==> flow/design.v <==
module seven_seg(en,in,seg);
input [3:0] in;
input en;
output [7:0] seg;
reg [7:0] seg;
always@(en or in)
begin
 if (!en) seg=8'b11111111;
 else case(in)
 4'd0: seg=8'b11000000;
 4'd1: seg=8'b11111001;
 4'd2: seg=8'b10100100;
 4'd3: seg=8'b10110000;
 4'd4: seg=8'b10011001;
 4'd5: seg=8'b10010010;
 4'd6: seg=8'b10000010;
 4'd7: seg=8'b11011000;
 4'd8: seg=8'b10000000;
 4'd9: seg=8'b10010000;
 default: seg=8'b11111111;
 endcase
 end
 endmodule 
module seven_seg_dot (en,in,seg);
input [3:0] in;
input en;
output [7:0] seg;
reg [7:0] seg;
always@(en or in)
begin
 if (!en) seg=8'b11111111;
 else case(in)
 4'd0: seg=8'b01000000;
 4'd1: seg=8'b01111001;
 4'd2: seg=8'b00100100;
 4'd3: seg=8'b00110000;
 4'd4: seg=8'b00011001;
 4'd5: seg=8'b00010010;
 4'd6: seg=8'b00000010;
 4'd7: seg=8'b01011000;
 4'd8: seg=8'b00000000;
 4'd9: seg=8'b00010000;
 default: seg=8'b11111111;
 endcase
 end
 endmodule 
module bcd_8421 (clk, rst, data, unit, ten, hun, thou, ten_thou, hun_thou);
input clk, rst;
input [19:0] data;
output [3:0] unit, ten, hun, thou, ten_thou, hun_thou;
reg [5:0]  cnt_shift;
reg [43:0] data_shift;  
reg        shift_sig;
reg [3:0]  unit, ten, hun, thou, ten_thou, hun_thou;
always@(posedge clk or posedge rst)
if (rst)
cnt_shift <= 5'd0;
else if (cnt_shift == 5'd21 && shift_sig == 1'b0)
cnt_shift <= 5'd0;
else if (shift_sig == 1'b0)
cnt_shift <= cnt_shift +1'b1;
else 
cnt_shift <= cnt_shift;
always@(posedge clk or posedge rst)
if (rst)
data_shift <= 44'b0;
else if (cnt_shift == 5'd0 && shift_sig == 1'b0)
data_shift <= {24'd0, data};
else if ((cnt_shift <= 5'd20) && (shift_sig == 1'b1))
begin
data_shift[23:20] <= (data_shift[23:20] > 4'b0100)?(data_shift[23:20] + 4'b0011):(data_shift[23:20]);
data_shift[27:24] <= (data_shift[27:24] > 4'b0100)?(data_shift[27:24] + 4'b0011):(data_shift[27:24]);
data_shift[31:28] <= (data_shift[31:28] > 4'b0100)?(data_shift[31:28] + 4'b0011):(data_shift[31:28]);
data_shift[35:32] <= (data_shift[35:32] > 4'b0100)?(data_shift[35:32] + 4'b0011):(data_shift[35:32]);
data_shift[39:36] <= (data_shift[39:36] > 4'b0100)?(data_shift[39:36] + 4'b0011):(data_shift[39:36]);
data_shift[43:40] <= (data_shift[43:40] > 4'b0100)?(data_shift[43:40] + 4'b0011):(data_shift[43:40]);
end
else if ((cnt_shift <= 5'd20) && (shift_sig == 1'b0))
data_shift <= data_shift << 1;
else 
data_shift <= data_shift;
always@(posedge clk or posedge rst)
if(rst == 1'b1)
shift_sig <= 1'b1;
else 
shift_sig <= ~shift_sig;
always@(posedge clk or posedge rst)
if(rst)
begin
unit <= 4'd0;
ten  <= 4'd0;
hun  <= 4'd0;
thou <= 4'd0;
ten_thou <= 4'd0;
hun_thou <= 4'd0;
end
else if (cnt_shift == 5'd21)
begin
 unit  <= data_shift[23:20];
 ten   <= data_shift[27:24];
 hun   <= data_shift[31:28];
 thou  <= data_shift[35:32];
 ten_thou <= data_shift[39:36];
 hun_thou <= data_shift[43:40];
 end
 endmodule
module adc_3008(clk, rst, cs, mosi, sck, miso, start, seg0, seg1, seg2, seg3, seg4, seg5); 
input clk, rst;
input miso;
input start;
output reg cs;
output reg mosi, sck;
output [7:0] seg0, seg1, seg2, seg3, seg4, seg5;
reg [2:0] state;     
reg [7:0] cnt_clk;   
reg [4:0] cnt_sck;   
reg [3:0] cnt_bit;   
reg [2:0] cnt_byte; 
reg rd_sig;          
reg [10:0] data_reg; 
reg [9:0] data_out;  
reg send_data_sig;   
reg [31:0] cnt;      
reg start_sig;       
wire [3:0] unit;
wire [3:0] ten; 
wire [3:0] hun; 
wire [3:0] thou; 
wire [3:0] ten_thou;
wire [3:0] hun_thou;
wire [19:0] data_bcd;
wire [19:0] data_bcd_vol;
assign data_bcd = {10'b0, data_out};
assign data_bcd_vol = (data_bcd*20'd479)/20'd1023;
parameter [2:0] INTIAL = 3'd0,
                WAIT_START = 3'd1,
                WRITE = 3'd2,
		READ = 3'd3,
		WAIT_END = 3'd4,
		END = 3'd5;
parameter WR_IN = 11'b000001_10010;
parameter cnt_clk_max = 8'd219;
parameter cnt_max = 32'd1_999;
always@(posedge clk or posedge rst)
if (rst)
cnt <= 32'd0;
else if (cnt == cnt_max)
cnt <= 32'd0;
else if (start == 1'b1)
cnt <= cnt + 1'b1;
always@(posedge clk or posedge rst)
if (rst)
start_sig <= 1'b0;
else if (start == 1'b1 && cnt == cnt_max)  
start_sig <= 1'b1;
else 
start_sig <= 1'b0;
always@(posedge clk or posedge rst)
if (rst)
state <= INTIAL;
else 
case(state)
INTIAL: if (start_sig == 1'b1)
        state <= WAIT_START;
		  else 
		  state <= INTIAL;
WAIT_START: if (cnt_byte == 3'd0 && cnt_clk == cnt_clk_max)
            state <= WRITE;
            else 
            state <= WAIT_START;			
WRITE: if (cnt_byte == 3'd1 && cnt_clk == cnt_clk_max)
       state <= READ;
	   else 
	   state <= WRITE;
READ: if (cnt_byte == 3'd2 && cnt_clk == cnt_clk_max)
      state <= WAIT_END;
      else 
      state <= READ;	  
WAIT_END: if (cnt_byte == 3'd3 && cnt_clk == cnt_clk_max)
          state <= END;
		    else 
		    state <= WAIT_END;
END: if (cnt_byte == 3'd4 && cnt_clk == cnt_clk_max)
     state <= INTIAL;
     else 
     state <= END;
default: state <= INTIAL;
endcase
always@(posedge clk or posedge rst)
if (rst)
cnt_clk <= 8'd0;
else if (state == INTIAL)
cnt_clk <= 8'd0;
else if (cnt_clk == cnt_clk_max) 
cnt_clk <= 8'd0;
else if (state != INTIAL)
cnt_clk <= cnt_clk + 1'b1;
always@(posedge clk or posedge rst)
if (rst)
cnt_byte <= 3'd0;
else if (cnt_byte == 3'd4 && cnt_clk == cnt_clk_max)
cnt_byte <= 3'd0;
else if (cnt_clk == cnt_clk_max)
cnt_byte <= cnt_byte + 1'b1;
always@(posedge clk or posedge rst)
if (rst)
cnt_sck <= 5'd0;
else if (state == WRITE && cnt_byte == 3'd1 && cnt_sck == 5'd19)
cnt_sck <= 5'd0;
else if (state ==READ && cnt_byte == 3'd2 && cnt_sck == 5'd19)
cnt_sck <= 5'd0;
else if (state == WRITE && cnt_byte == 3'd1)
cnt_sck <= cnt_sck + 1'b1;
else if (state ==READ && cnt_byte == 3'd2)
cnt_sck <= cnt_sck + 1'b1;
else 
cnt_sck <= 1'b0;
always@(posedge clk or posedge rst)
if (rst)
sck <= 1'b0;
else if (cnt_sck == 5'd0 && cnt_byte == 3'd3)
sck <= 1'b0;
else if (cnt_sck == 5'd0 && cnt_byte == 3'd1 && cnt_bit >= 4'd5)
sck <= 1'b0;
else if (cnt_sck == 5'd10 && cnt_byte == 3'd1 && cnt_bit >= 4'd5)
sck <= 1'b1;
else if (cnt_sck == 5'd0 && cnt_byte == 3'd2)
sck <= 1'b0;
else if (cnt_sck == 5'd10 && cnt_byte == 3'd2)
sck <= 1'b1;
else 
sck <= sck;
always@(posedge clk or posedge rst)
if (rst)
cnt_bit <= 4'd0;
else if (cnt_bit == 4'd10 && cnt_sck == 5'd10)
cnt_bit <= 4'd0;
else if (cnt_sck == 5'd10)
cnt_bit <= cnt_bit + 1'b1;
always@(posedge clk or posedge rst)
if (rst)
cs <= 1'b1;
else if (start_sig == 1'b1)
cs <= 1'b0;
else if (cnt_byte == 3'd3 && cnt_clk == cnt_clk_max && state == WAIT_END)
cs <= 1'b1;
always@(posedge clk or posedge rst)
if (rst)
mosi <= 1'b0;
else if (state == WRITE && cnt_byte == 4'd1 && cnt_sck == 5'd0)
mosi <= WR_IN[10-cnt_bit];
else if (state != WRITE)
mosi <= 1'b0;
always@(posedge clk or posedge rst)
if (rst)
rd_sig <= 1'b0;
else if (state == READ && cnt_byte == 4'd2 && cnt_sck == 5'd9)
rd_sig <= 1'b1;
else 
rd_sig <= 1'b0;
always@(posedge clk or posedge rst)
if (rst)
data_reg <= 11'd0;
else if (rd_sig == 1'b1)
data_reg <= {data_reg[9:0], miso};
always@(posedge clk or posedge rst)
if (rst)
send_data_sig <= 1'b0;
else if (cnt_byte == 4'd2 && cnt_clk == cnt_clk_max)
send_data_sig <= 1'b1;
else 
send_data_sig <= 1'b0;
always@(posedge clk or posedge rst)
if (rst)
data_out <= 10'd0;
else if (send_data_sig == 1'b1)
data_out <= data_reg[9:0];
else 
data_out <= data_out;
bcd_8421 bcd_8421_inst(
.clk(clk), 
.rst(rst), 
.data(data_bcd_vol), 
.unit(unit), 
.ten(ten), 
.hun(hun), 
.thou(thou), 
.ten_thou(ten_thou), 
.hun_thou(hun_thou)
);
seven_seg s0(
.en(1'b1),
.in(unit), 
.seg(seg0));
seven_seg s1(
.en(1'b1),
.in(ten), 
.seg(seg1));
seven_seg_dot s2(
.en(1'b1),
.in(hun), 
.seg(seg2));
seven_seg s3(
.en(1'b1),
.in(thou), 
.seg(seg3));
seven_seg s4(
.en(1'b1),
.in(ten_thou), 
.seg(seg4));
seven_seg s5(
.en(1'b1),
.in(hun_thou), 
.seg(seg5));
endmodule
### Step by step through the tools: adc_3008

Tool output for the design above before and after an edit, in the order of the flow.
Lines under "unedited" count in the file above, lines under "edited" in the edited file.
"difference" is "edited" less "unedited", of the values as shown.
Operators: Yosys type, input widths -> output width; for muxes data width and select width s.
Cell names lack the library's common part.
The mark n/a stands for no value.

* top module: adc_3008
* clock: clk
* cell library: sky130hd
* library corner: tt_025C_1v80

### Edit of the RTL

The edit as a unified diff against the file above.
The edit is scripted: it alters the design's behaviour and was not made to optimise anything.

```diff
@@ -293,8 +293,11 @@
 .in(unit), 
 .seg(seg0));
+wire [7:0] seg1_0, seg1_1;
 seven_seg s1(
 .en(1'b1),
 .in(ten), 
-.seg(seg1));
+.seg(seg1_0));
+seven_seg s1_2 (.en(1'b1), .in(~ten), .seg(seg1_1));
+assign seg1 = seg1_0 ^ seg1_1;
 seven_seg_dot s2(
 .en(1'b1),
```

### Word-level counts

Counts by Yosys on the flattened word-level netlist (proc, flatten, opt, wreduce; memories kept). Register bits leave out memories and registers merged into their read ports (data or address). Print and check cells are left out. Cells with the same type and inputs are merged into one.
Yosys's memory passes give these memory sizes; they may raise the number of words (mostly to a power of two), join words into wider ones and drop unused or constant bits.

Bit counts
* flip-flop bits (word level): unedited 156, edited 156, difference 0
* ROM bits: unedited 688, edited 800, difference +112
* memory cells: unedited 6, edited 7, difference +1
* input port bits: unedited 4, edited 4, difference 0
* output and inout port bits: unedited 51, edited 51, difference 0
* elaborated cells: unedited 192, edited 195, difference +3

Operators by class
* add/subtract/negate cells: unedited 13, edited 13, difference 0
* multiply operators: unedited 1, edited 1, difference 0
* divide/modulo/power cells: unedited 1, edited 1, difference 0
* magnitude comparators: unedited 8, edited 8, difference 0
* equality and inequality tests: unedited 25, edited 25, difference 0
* shift-type cells: unedited 1, edited 1, difference 0
* mux-type cells: unedited 61, edited 61, difference 0
* bitwise operators: unedited 1, edited 3, difference +2
* reductions and logical operators: unedited 46, edited 46, difference 0

Memories
* shape (words x width / read and write ports): unedited 16 x 8 bit 1R0W; 16 x 7 bit 1R0W; 16 x 7 bit 1R0W; 16 x 7 bit 1R0W; 16 x 7 bit 1R0W; 16 x 7 bit 1R0W, edited 16 x 8 bit 1R0W; 16 x 7 bit 1R0W; 16 x 7 bit 1R0W; 16 x 7 bit 1R0W; 16 x 7 bit 1R0W; 16 x 7 bit 1R0W; [+1]

A list marked [+n] leaves out that many cells.

Operators by type and width
* $not 4->4: unedited 0, edited 1, difference +1
* $xor 8x8->8: unedited 0, edited 1, difference +1
* $mux 4: unedited 26, edited 26, difference 0
* $logic_and 1x1->1: unedited 25, edited 25, difference 0
* $mux 1: unedited 15, edited 15, difference 0
* $ne 3x2->1 const B: unedited 7, edited 7, difference 0
* $reduce_and 2->1: unedited 7, edited 7, difference 0
* $add 4x2->4 const B: unedited 6, edited 6, difference 0
* $gt 4x3->1 const B: unedited 6, edited 6, difference 0
* $reduce_bool 2->1: unedited 6, edited 6, difference 0
* $eq 3x2->1 const B: unedited 4, edited 4, difference 0
* $mux 3: unedited 4, edited 4, difference 0
* $mux 5: unedited 4, edited 4, difference 0
* $eq 3x3->1 const B: unedited 3, edited 3, difference 0
* $mux 20: unedited 3, edited 3, difference 0
* $mux 8: unedited 3, edited 3, difference 0
* $reduce_bool 3->1: unedited 3, edited 3, difference 0
* $eq 3x1->1 const B: unedited 2, edited 2, difference 0
* $eq 5x4->1 const B: unedited 2, edited 2, difference 0
* $logic_not 3->1: unedited 2, edited 2, difference 0
* $mux 32: unedited 2, edited 2, difference 0
* $mux 6: unedited 2, edited 2, difference 0
* $add 3x1->3 const B: unedited 1, edited 1, difference 0
* $add 32x1->32 const B: unedited 1, edited 1, difference 0
* $add 4x1->4 const B: unedited 1, edited 1, difference 0
* $add 5x1->5 const B: unedited 1, edited 1, difference 0
* $add 6x1->6 const B: unedited 1, edited 1, difference 0
* $add 8x1->8 const B: unedited 1, edited 1, difference 0

Not every row of either side is listed.

### Logic depth

Depth = most cells in a row (Yosys ltp): at word level without a register or memory, in the mapped netlist without a sequential cell, where the memories' decode and read muxes count.

Depth
* word-level depth: unedited 7, edited 7, difference 0
* ABC_AREA: unedited 0, edited 0
* mapped depth: unedited 48, edited 45, difference -3
* mapped depth without buffers: unedited 42, edited 39, difference -3

### Mapped cells and area

Source: synth_stat.txt of the flow (Yosys; design flattened, memories mapped). It holds for the ABC_AREA given above (unset counts as 0); a run with the other value may have another netlist.

Cell types
* nand2_1: unedited 142, edited 208, difference +66
* mux2_2: unedited 27, edited 12, difference -15
* o21ai_0: unedited 112, edited 126, difference +14
* nor2_1: unedited 138, edited 151, difference +13
* a21oi_1: unedited 109, edited 97, difference -12
* xnor2_1: unedited 39, edited 48, difference +9
* or2_2: unedited 6, edited 14, difference +8
* nand4_1: unedited 31, edited 24, difference -7
* nor4_1: unedited 10, edited 17, difference +7
* nand2b_1: unedited 18, edited 12, difference -6
* nor2b_1: unedited 14, edited 8, difference -6
* a211oi_1: unedited 10, edited 16, difference +6
* buf_6: unedited 8, edited 2, difference -6
* nand3_1: unedited 56, edited 51, difference -5
* o21a_1: unedited 5, edited 10, difference +5
* or4_1: unedited 1, edited 5, difference +4
* ha_1: unedited 103, edited 106, difference +3
* o31ai_1: unedited 23, edited 20, difference -3

Not every row of either side is listed.

Mapped netlist
* mapped cells: unedited 1615, edited 1696, difference +81
* cell area after synthesis (um2): unedited 13793.2, edited 14051.0, difference +257.8
* area of sequential cells (um2): unedited 3906.2, edited 3906.2, difference 0.0
* flip-flop cells: unedited 156, edited 156, difference 0
* buffers: unedited 74, edited 72, difference -2

The figures by module come from a second, unflattened synthesis with its own total; it is not the netlist above.

Second synthesis, totals
* cells (unflattened synthesis): unedited 1678, edited 1703, difference +25
* area total of the unflattened synthesis (um2): unedited 14418.8, edited 14752.9, difference +334.1

Rows give one instance, submodules left out.

By module, unedited
* adc_3008: instances 1, cells 1088, area 9166.3 um2, seq. area 2028.2 um2
* bcd_8421: instances 1, cells 384, area 3888.7 um2, seq. area 1878.1 um2
* seven_seg: instances 5, cells 34, area 226.5 um2, seq. area 0.0 um2
* seven_seg_dot: instances 1, cells 36, area 231.5 um2, seq. area 0.0 um2

By module, edited
* adc_3008: instances 1, cells 1079, area 9273.9 um2, seq. area 2028.2 um2
* bcd_8421: instances 1, cells 384, area 3888.7 um2, seq. area 1878.1 um2
* seven_seg: instances 6, cells 34, area 226.5 um2, seq. area 0.0 um2
* seven_seg_dot: instances 1, cells 36, area 231.5 um2, seq. area 0.0 um2

### Path before layout

Path of least setup slack by OpenSTA after synthesis, without wires, with an ideal clock, recovery checks aside; 20% of the period is set as input and as output delay. Where synthesis merged equal registers, the netlist keeps one of their names.

Timing path after synthesis
* kind: unedited reg-to-reg, edited reg-to-reg
* start point: unedited reg data_out[2], edited reg data_out[0]
* end point: unedited reg bcd_8421_inst.data_shift[0], edited reg bcd_8421_inst.data_shift[0]
* clock period (ns): unedited 20.0, edited 20.0, difference 0.0
* library setup time (ns): unedited 0.086, edited 0.076, difference -0.010
* time at the first pin (ns): unedited 0.000, edited 0.000, difference 0.000
* data arrival time (ns): unedited 10.721, edited 9.974, difference -0.747
* required time (ns): unedited 19.914, edited 19.924, difference +0.010
* slack (ns): unedited 9.192, edited 9.950, difference +0.758
* delay of the path (ns): unedited 10.807, edited 10.050, difference -0.757
* driving pins on the path: unedited 45, edited 42, difference -3
* path buffers: unedited 4, edited 5, difference +1
* synthesis period reached (ns): unedited 10.808, edited 10.05, difference -0.758

"delay of the path" is the arrival time less input delay plus setup time.
"driving pins on the path": output pins that drive a net of the path, with the launching flip-flop's if there is one; two outputs of one cell count as two.
"synthesis period reached" is the clock period less the worst setup slack; recovery checks do not enter. This is arithmetic on one report: input and output delays are still those of the set period (20% each).
The rows between start and end are the longest chain of elaborated cells between them; the timing report does not say that the signal goes this way. Where chains are equally long, one stands for them.
Each line given opens the expression or statement behind the cell; cells for indexed reads and writes are added by Yosys, which also makes memories of some case tables.
A register here has more assigning lines than the two given.

On the way, after synthesis, unedited:
* cells stage by stage: dfrtp_1 -> inv_1 -> fa_1 -> inv_1 -> fa_1 -> fa_1 -> inv_1 -> fa_1 -> inv_1 -> ha_1 -> buf_2 -> a21oi_2 -> o21ai_1 -> and3_1 -> or3b_1 -> and3_1 -> buf_4 -> a2111o_1 -> [... 9 more ...] -> nand4_2 -> buf_6 -> o32ai_2 -> a21o_1 -> or3_4 -> nor2_1 -> nor2_1 -> xnor2_1 -> ha_1 -> inv_1 -> or3_1 -> o31a_1 -> a211o_1 -> or2_1 -> a311oi_1 -> nand2_1 -> a221o_1 -> o221ai_2
* cells in the longest elaborated chain: 3
* elaborated cells between the ends (all ways): 3
* source lines of those cells: 2
* those cells by class: 1 x mul; 1 x div; 1 x mux

Ends and longest elaborated chain, after synthesis, unedited
* start, declared: line 121 `reg [9:0] data_out;`
* start, assigned: line 277 `data_out <= data_reg[9:0];`
* start, assigned: line 279 `data_out <= data_out;`
* $mul 10x9->19: line 134 `assign data_bcd_vol = (data_bcd*20'd479)/20'd1023;`
* $div 20x10->20: line 134
* $mux 20: line 67 `else if (cnt_shift == 5'd0 && shift_sig == 1'b0)`
* end, assigned: line 68 `data_shift <= {24'd0, data};`
* end, assigned: line 79 `data_shift <= data_shift << 1;`
* end, declared: line 52 `reg [43:0] data_shift;`

On the way, after synthesis, edited:
* cells stage by stage: dfrtp_1 -> fa_1 -> inv_1 -> fa_1 -> inv_1 -> fa_1 -> inv_1 -> fa_1 -> inv_1 -> ha_1 -> a21o_1 -> a221oi_4 -> xor2_1 -> or4_4 -> or2_1 -> buf_2 -> nor3_4 -> o221ai_1 -> [... 6 more ...] -> buf_6 -> a31o_2 -> or3b_1 -> nor4_1 -> a2bb2oi_1 -> a21oi_1 -> a221oi_1 -> a211oi_2 -> and2_1 -> buf_4 -> nor3_1 -> ha_1 -> clkbuf_1 -> o211ai_2 -> or4_1 -> nand3_1 -> a31oi_1 -> o21ai_1
* cells in the longest elaborated chain: 3
* elaborated cells between the ends (all ways): 3
* source lines of those cells: 2
* those cells by class: 1 x mul; 1 x div; 1 x mux

Ends and longest elaborated chain, after synthesis, edited
* start, declared: line 121 `reg [9:0] data_out;`
* start, assigned: line 277 `data_out <= data_reg[9:0];`
* start, assigned: line 279 `data_out <= data_out;`
* $mul 10x9->19: line 134 `assign data_bcd_vol = (data_bcd*20'd479)/20'd1023;`
* $div 20x10->20: line 134
* $mux 20: line 67 `else if (cnt_shift == 5'd0 && shift_sig == 1'b0)`
* end, assigned: line 68 `data_shift <= {24'd0, data};`
* end, assigned: line 79 `data_shift <= data_shift << 1;`
* end, declared: line 52 `reg [43:0] data_shift;`

### Timing after layout

From the final timing report of the runs of pair 1: the path of least setup slack in the routed layout; clock arrival at registers is part of the times.

Timing path after layout
* kind: unedited reg-to-reg, edited reg-to-reg
* start point: unedited reg data_out[7], edited reg data_out[2]
* end point: unedited reg bcd_8421_inst.data_shift[0], edited reg bcd_8421_inst.data_shift[0]
* clock period (ns): unedited 20.0, edited 20.0, difference 0.0
* library setup time (ns): unedited 0.08, edited 0.07, difference -0.01
* time at the first pin (ns): unedited 0.43, edited 0.42, difference -0.01
* data arrival time (ns): unedited 12.64, edited 12.08, difference -0.56
* required time (ns): unedited 20.34, edited 20.36, difference +0.02
* slack (ns): unedited 7.71, edited 8.27, difference +0.56
* driving pins on the path: unedited 42, edited 37, difference -5
* path buffers: unedited 0, edited 0, difference 0

The rows between start and end are the longest chain of elaborated cells between them; the timing report does not say that the signal goes this way. Where chains are equally long, one stands for them.
A register here has more assigning lines than the two given.

On the way, after layout, unedited:
* cells stage by stage: dfrtp_1 -> inv_1 -> fa_1 -> inv_1 -> fa_1 -> fa_1 -> inv_1 -> fa_1 -> inv_1 -> ha_1 -> o211ai_2 -> o21ai_4 -> a311o_1 -> and4_1 -> and4_4 -> nand3_1 -> a221oi_1 -> o21ai_0 -> [... 6 more ...] -> o211ai_1 -> nand4_2 -> o31ai_1 -> xor2_1 -> nand4bb_1 -> nor2_1 -> nor2_1 -> xnor2_1 -> ha_1 -> inv_1 -> or3_1 -> o31a_1 -> a211o_1 -> or2_1 -> a311oi_1 -> nand2_1 -> a221o_1 -> o221ai_2
* cells in the longest elaborated chain: 3
* elaborated cells between the ends (all ways): 3
* source lines of those cells: 2
* those cells by class: 1 x mul; 1 x div; 1 x mux

Ends and longest elaborated chain, after layout, unedited
* start, declared: line 121 `reg [9:0] data_out;`
* start, assigned: line 277 `data_out <= data_reg[9:0];`
* start, assigned: line 279 `data_out <= data_out;`
* $mul 10x9->19: line 134 `assign data_bcd_vol = (data_bcd*20'd479)/20'd1023;`
* $div 20x10->20: line 134
* $mux 20: line 67 `else if (cnt_shift == 5'd0 && shift_sig == 1'b0)`
* end, assigned: line 68 `data_shift <= {24'd0, data};`
* end, assigned: line 79 `data_shift <= data_shift << 1;`
* end, declared: line 52 `reg [43:0] data_shift;`

On the way, after layout, edited:
* cells stage by stage: dfrtp_1 -> inv_1 -> fa_1 -> inv_1 -> fa_1 -> fa_1 -> inv_1 -> fa_1 -> inv_1 -> ha_1 -> a21oi_1 -> o21ai_1 -> a41o_1 -> o21ai_1 -> nand2_1 -> nor3_1 -> nor3_1 -> a21oi_2 -> o211ai_2 -> and4_4 -> a211oi_2 -> and3_1 -> a31o_2 -> or3b_1 -> nor4_1 -> a2bb2oi_1 -> a21oi_1 -> a221oi_1 -> a211oi_2 -> and2_1 -> nor3_1 -> ha_1 -> o211ai_2 -> a2111oi_4 -> o2111ai_1 -> and4_1 -> o21ai_1
* cells in the longest elaborated chain: 3
* elaborated cells between the ends (all ways): 3
* source lines of those cells: 2
* those cells by class: 1 x mul; 1 x div; 1 x mux

Ends and longest elaborated chain, after layout, edited
* start, declared: line 121 `reg [9:0] data_out;`
* start, assigned: line 277 `data_out <= data_reg[9:0];`
* start, assigned: line 279 `data_out <= data_out;`
* $mul 10x9->19: line 134 `assign data_bcd_vol = (data_bcd*20'd479)/20'd1023;`
* $div 20x10->20: line 134
* $mux 20: line 67 `else if (cnt_shift == 5'd0 && shift_sig == 1'b0)`
* end, assigned: line 68 `data_shift <= {24'd0, data};`
* end, assigned: line 79 `data_shift <= data_shift << 1;`
* end, declared: line 52 `reg [43:0] data_shift;`

### Layout results

Both versions went through the flow (Yosys, OpenROAD) with the same settings in each pair. Constraints: input delay and output delay 20% of the set period each, output load 0.01 pF.

Flow settings, pair 1:
* CORE_UTILIZATION: 40
* period_ns: 20.0
* CAP_MARGIN: 20
* CORE_MARGIN: 2
* SLEW_MARGIN: 20

Final reports, pair 1
* synthesis area (um2): unedited 13793.2, edited 14051.0, difference +257.8
* full die area (um2): unedited 35984.2, edited 36643.5, difference +659.3
* standard-cell area of the final layout (um2): unedited 15169.5, edited 15442.3, difference +272.8
* setup slack of the worst path (ns): unedited 7.706, edited 8.274, difference +0.568
* setup total negative slack (ns): unedited 0.000, edited 0.000, difference 0.000
* worst-case hold slack (ns): unedited 0.388, edited 0.442, difference +0.054
* overall power (mW): unedited 0.6814, edited 0.6818, difference +0.0004

Flow settings, pair 2:
* ABC_AREA: 1
* CAP_MARGIN: 25
* CORE_UTILIZATION: 31
* CTS_CLUSTER_DIAMETER: 249
* MAX_ROUTING_LAYER: met4
* PLACE_DENSITY_LB_ADDON: 0.25
* SETUP_SLACK_MARGIN: -0.41
* period_ns: 15.4
* CORE_MARGIN: 2
* SLEW_MARGIN: 20

Final reports, pair 2
* synthesis area (um2): unedited 13726.9, edited 13934.6, difference +207.7
* full die area (um2): unedited 45980.2, edited 46662.5, difference +682.3
* standard-cell area of the final layout (um2): unedited 15446.1, edited 15633.7, difference +187.6
* setup slack of the worst path (ns): unedited 4.922, edited 4.826, difference -0.096
* setup total negative slack (ns): unedited 0.000, edited 0.000, difference 0.000
* worst-case hold slack (ns): unedited 0.457, edited 0.458, difference +0.001
* overall power (mW): unedited 0.8660, edited 0.8868, difference +0.0208

"overall power" is the tool's figure for a default switching activity; nothing was simulated.
